==> flow/design.v <==
`timescale 1ns / 1ps
module mem32 (
    input Clk,                
    input rst,              
    input wr,         
    input rd,            
    input [3:0] in_add,      
    input [31:0] Data_in_32,  
    output reg [31:0] Data_out_32,  
    output reg valid
);
    reg [7:0] A [0:15];  
    always @(posedge Clk or posedge rst) begin
        if (rst) begin
            Data_out_32 <= 32'b0;
            valid <= 0;
        end else begin
            case ({wr, rd}) 
                2'b10: begin
                    if (in_add <= 12) begin  
                        A[in_add]     <= Data_in_32[7:0];    
                        A[in_add + 1] <= Data_in_32[15:8];   
                        A[in_add + 2] <= Data_in_32[23:16];  
                        A[in_add + 3] <= Data_in_32[31:24];  
                        valid <= 0;
                    end
                end
                2'b01: begin
                    if (in_add <= 12) begin  
                        Data_out_32[7:0]    <= A[in_add];      
                        Data_out_32[15:8]   <= A[in_add + 1];  
                        Data_out_32[23:16]  <= A[in_add + 2];  
                        Data_out_32[31:24]  <= A[in_add + 3]; 
                        valid <= 1; 
                    end else begin
                        Data_out_32 <= 32'b0; 
                        valid <= 0; 
                    end
                end
                default: begin
                    Data_out_32 <= 32'b0;  
                    valid <= 0;
                end
            endcase
        end
    end
endmodule
# [From RTL to reports: mem32]
# Tool output for the design above, in the order of the flow.
# Lines are those of the file above, counted from 1.
# Not given: -
[inputs] top="mem32" clock_port="Clk" cell_library="sky130hd" corner="tt_025C_1v80"

# [Word level]
# Source: Yosys, flattened and elaborated. Widths are those after wreduce. Registers that Yosys merges into a memory's read port (data or address) are not register bits. Print and check cells do not count. Equal cells are merged and count once.
[word_totals] regBits=161 in_bits=40 output_inout_bits=33
[op_classes] n_addsub=3 cmp=1 equal=63 n_mux=79 logic=1 reduce_logical=36
[op_table] operator="2-to-1 mux 8 bit" count=68
[op_table] operator="parallel mux 8 bit (select 16 bit)" count=4
[op_table] operator="equality test 4 bit with constant B" count=32
[op_table] operator="equality test 4 x 3 -> 1 bit with constant B" count=16
[op_table] operator="AND reduction 4 bit" count=16
[op_table] operator="nonzero test 4 bit" count=16
[op_table] operator="parallel mux 8 bit (select 2 bit)" count=4
[op_table] operator="equality test 4 x 2 -> 1 bit with constant B" count=8
[op_table] operator="equality test 4 x 1 -> 1 bit with constant B" count=4
[op_table] operator="zero test 4 bit" count=4
[op_table] operator="adder 4 x 2 -> 4 bit with constant B" count=2
[op_table] operator="adder 4 x 1 -> 4 bit with constant B" count=1
[op_table] operator="less-or-equal comparator 4 bit with constant B" count=1
[op_table] operator="equality test 2 x 1 -> 1 bit with constant B" count=1
[op_table] operator="equality test 2 bit with constant B" count=1
[op_table] operator="inequality test 2 bit with constant B" count=1
[op_table] operator="parallel mux 1 bit (select 2 bit)" count=1
[op_table] operator="2-to-1 mux 1 bit" count=2
[op_table] operator="NOT 1 bit" count=1

# [Depth]
# Yosys ltp: most cells in a row. Word level: on the elaborated netlist, between registers, memories and ports. Mapped: between sequential cells and ports; inverters and the memories' decode and read muxes count.
[logic_depth] word_depth=5 ABC_AREA=0 ltp_mapped=13 ltp_nobuf=7

# [Mapped cells and area]
# The flow's flattened synthesis, as Yosys stat reports it; memories are mapped. The netlist is that of the ABC_AREA named above (0 if unset); the other value can give another one.
# The area totals of this step are shown rounded.
[mapped] cell_count=1646 yosys_area_um2=14000 seq_area_um2=4670 ff_cells=161
[types] cell="sky130_fd_sc_hd__edfxtp_1" count=128 type_area_um2=3.84E+03
[types] cell="sky130_fd_sc_hd__mux2i_1" count=142 type_area_um2=1.42E+03
[types] cell="sky130_fd_sc_hd__dfrtp_1" count=33 type_area_um2=825.792
[types] cell="sky130_fd_sc_hd__nand2_1" count=195 type_area_um2=731.952
[types] cell="sky130_fd_sc_hd__a211oi_1" count=88 type_area_um2=660.634
[types] cell="sky130_fd_sc_hd__a21o_1" count=86 type_area_um2=645.619
[types] cell="sky130_fd_sc_hd__nor2_1" count=138 type_area_um2=517.997
[types] cell="sky130_fd_sc_hd__o21ai_0" count=84 type_area_um2=420.403
[types] cell="sky130_fd_sc_hd__a21oi_1" count=72 type_area_um2=360.346
[types] cell="sky130_fd_sc_hd__buf_2" count=69 type_area_um2=345.331
[types] cell="sky130_fd_sc_hd__clkbuf_1" count=90 type_area_um2=337.824
[types] cell="sky130_fd_sc_hd__a32oi_1" count=36 type_area_um2=315.302
[types] cell="sky130_fd_sc_hd__mux2_2" count=26 type_area_um2=292.781
[types] cell="sky130_fd_sc_hd__nand3_1" count=51 type_area_um2=255.245
[types] cell="sky130_fd_sc_hd__a22oi_1" count=31 type_area_um2=232.723
[types] cell="sky130_fd_sc_hd__a221oi_1" count=26 type_area_um2=227.718
[types] cell="sky130_fd_sc_hd__o22ai_1" count=30 type_area_um2=187.68
[types] cell="sky130_fd_sc_hd__nor3_1" count=33 type_area_um2=165.158
# Not listed: further types 68, cells in them 288.

# [Path before layout]
# OpenSTA on the mapped netlist: ideal clock, no wires. The path of least setup slack (recovery checks aside). Input and output delay are each 20% of the period. Register names are those of the netlist, which keeps one name where synthesis merged equal registers.
[synth_path] path_kind="input port to flip-flop" start="input port in_add[1]" end="register A[10][0]" tclk_ns=5.0 input_delay_ns=1.000 setup_time_ns=0.370 launch_ns=1.000 arrival_time_ns=3.505 t_required_ns=4.630 path_slack_ns=1.125 delay_ns=2.875 driving_pins=12 n_path_buf=5 synth_period_reached_ns=3.875
# "delay_ns" is the arrival time less input delay plus setup time.
# "driving_pins" counts driving pins, that of a launching flip-flop among them; a cell with two outputs on the path counts twice.
# "synth_period_reached_ns" is the clock period less the worst setup slack; recovery checks do not enter. This is arithmetic on one report: input and output delays are still those of the set period (20% each).
# Between the ends stands the longest chain of elaborated cells between them, by number of cells; it is not shown to be the way that was timed. Of several equally long chains one is given.
# A line is the first line of the expression or statement that the cell stems from. Yosys adds cells for indexed reads and writes and turns some case tables into memories.
# Lines with a computed index may be missing from the assigning lines.
# The path ends at the enable pin of a flip-flop; only ways to that pin are counted.
[synth_between] path_cell_list="sky130_fd_sc_hd__buf_2 sky130_fd_sc_hd__buf_2 sky130_fd_sc_hd__inv_1 sky130_fd_sc_hd__clkbuf_1 sky130_fd_sc_hd__ha_1 sky130_fd_sc_hd__o21ai_1 sky130_fd_sc_hd__nand2_4 sky130_fd_sc_hd__nor2_1 sky130_fd_sc_hd__clkbuf_1 sky130_fd_sc_hd__buf_2 sky130_fd_sc_hd__nor3_1 sky130_fd_sc_hd__nor2_1" elab_chain_cells=4 cone_cells=10 cone_classes="add/sub (3); compare (1); eq/ne (4); reduce/logical (2)"
[synth_lines] element="start: declaration" line_no=7 rtl="input [3:0] in_add,"
[synth_lines] element="adder 4 x 1 -> 4 bit" line_no=22 rtl="A[in_add + 1] <= Data_in_32[15:8];"
[synth_lines] element="equality test 4 bit" line_no=22
[synth_lines] element="nonzero test 4 bit"
[synth_lines] element="AND reduction 4 bit"
[synth_lines] element="end: assignment" line_no=21 rtl="A[in_add]     <= Data_in_32[7:0];"
[synth_lines] element="end: declaration" line_no=12 rtl="reg [7:0] A [0:15];"

# [Worst path after layout]
# Path of least setup slack in the final report of record 3 (OpenROAD, finished layout, wires in). Where an end is a register, its clock arrival counts in the times.
[layout_path] path_kind="input port to flip-flop" start="input port in_add[1]" end="register Data_out_32[26]" tclk_ns=4.06 input_delay_ns=0.81 setup_time_ns=0.12 launch_ns=0.81 arrival_time_ns=3.64 t_required_ns=4.40 path_slack_ns=0.76 driving_pins=10 n_path_buf=4
# Between the ends stands the longest chain of elaborated cells between them, by number of cells; it is not shown to be the way that was timed. Of several equally long chains one is given.
# At most two assigning lines are given for a register; there are more.
[layout_between] path_cell_list="sky130_fd_sc_hd__buf_4 sky130_fd_sc_hd__ha_1 sky130_fd_sc_hd__or3_1 sky130_fd_sc_hd__nand2_4 sky130_fd_sc_hd__nor2_1 sky130_fd_sc_hd__buf_4 sky130_fd_sc_hd__buf_4 sky130_fd_sc_hd__a2111oi_0 sky130_fd_sc_hd__buf_4 sky130_fd_sc_hd__a32oi_1" elab_chain_cells=5 cone_cells=21 cone_classes="add/sub (1); compare (1); eq/ne (15); mux (3); reduce/logical (1)"
[layout_lines] element="start: declaration" line_no=7 rtl="input [3:0] in_add,"
[layout_lines] element="adder 4 x 2 -> 4 bit" line_no=33 rtl="Data_out_32[31:24]  <= A[in_add + 3];"
[layout_lines] element="equality test 4 bit" line_no=33
[layout_lines] element="parallel mux 8 bit (select 16 bit)" line_no=33
[layout_lines] element="2-to-1 mux 8 bit" line_no=29 rtl="if (in_add <= 12) begin"
[layout_lines] element="parallel mux 8 bit (select 2 bit)" line_no=18 rtl="case ({wr, rd})"
[layout_lines] element="end: assignment" line_no=15 rtl="Data_out_32 <= 32'b0;"
[layout_lines] element="end: assignment" line_no=33
[layout_lines] element="end: declaration" line_no=9 rtl="output reg [31:0] Data_out_32,"

Subject: mem32 on sky130hd, stored results

Hello all,

Design mem32 on sky130hd. What follows are 3 stored runs of the flow, each under its own settings; their order means nothing. The constraints put input and output delay at 20% of the set period each and load the outputs with 0.01 pF.
"achieved clock period": clock period set for the run, less the worst setup slack. It is reckoned from that one timing run; input and output delays stay at 20% of the period that was set.
"worst setup path time": the worst setup path's part of the clock period (all of it between registers, 20% less for each end at a port) less its slack. A launch clock that arrives late makes it longer, a capture clock that arrives late makes it shorter.
"power" is the tool's figure for a default switching activity; nothing was simulated.
Results are given in rounded form.
[record 1] settings: CORE_ASPECT_RATIO=0.78, CORE_MARGIN=7, CORE_UTILIZATION=40, CTS_CLUSTER_SIZE=86, GPL_ROUTABILITY_DRIVEN=0, MIN_ROUTING_LAYER=met2, SLEW_MARGIN=10, period_ns=3.48, CAP_MARGIN=20
[record 1] result: did not finish, routing stopped with GRT-0116
[record 2] settings: CELL_PAD_IN_SITES_GLOBAL_PLACEMENT=2, CORE_ASPECT_RATIO=0.52, CORE_MARGIN=8, CORE_UTILIZATION=40, CTS_CLUSTER_SIZE=79, GPL_ROUTABILITY_DRIVEN=1, MIN_ROUTING_LAYER=met2, PLACE_DENSITY_LB_ADDON=0.1, SLEW_MARGIN=10, TNS_END_PERCENT=90, period_ns=3.48, CAP_MARGIN=20
[record 2] result: did not finish, routing stopped with GRT-0116
[record 3] settings: CORE_UTILIZATION=40, period_ns=4.06, CAP_MARGIN=20, CORE_MARGIN=2, SLEW_MARGIN=20
[record 3] result: chip area after synthesis (Yosys) 14000 sq um, die area 36600 sq um, standard-cell area of the final layout 16300 sq um, utilization 47.1%, worst setup slack after layout 0.756 ns, total negative slack 0.000 ns, worst hold slack 0.480 ns, power 5210 uW, achieved clock period 3.304 ns, worst setup path time 2.49 ns, worst setup path kind input port to flip-flop

Thanks
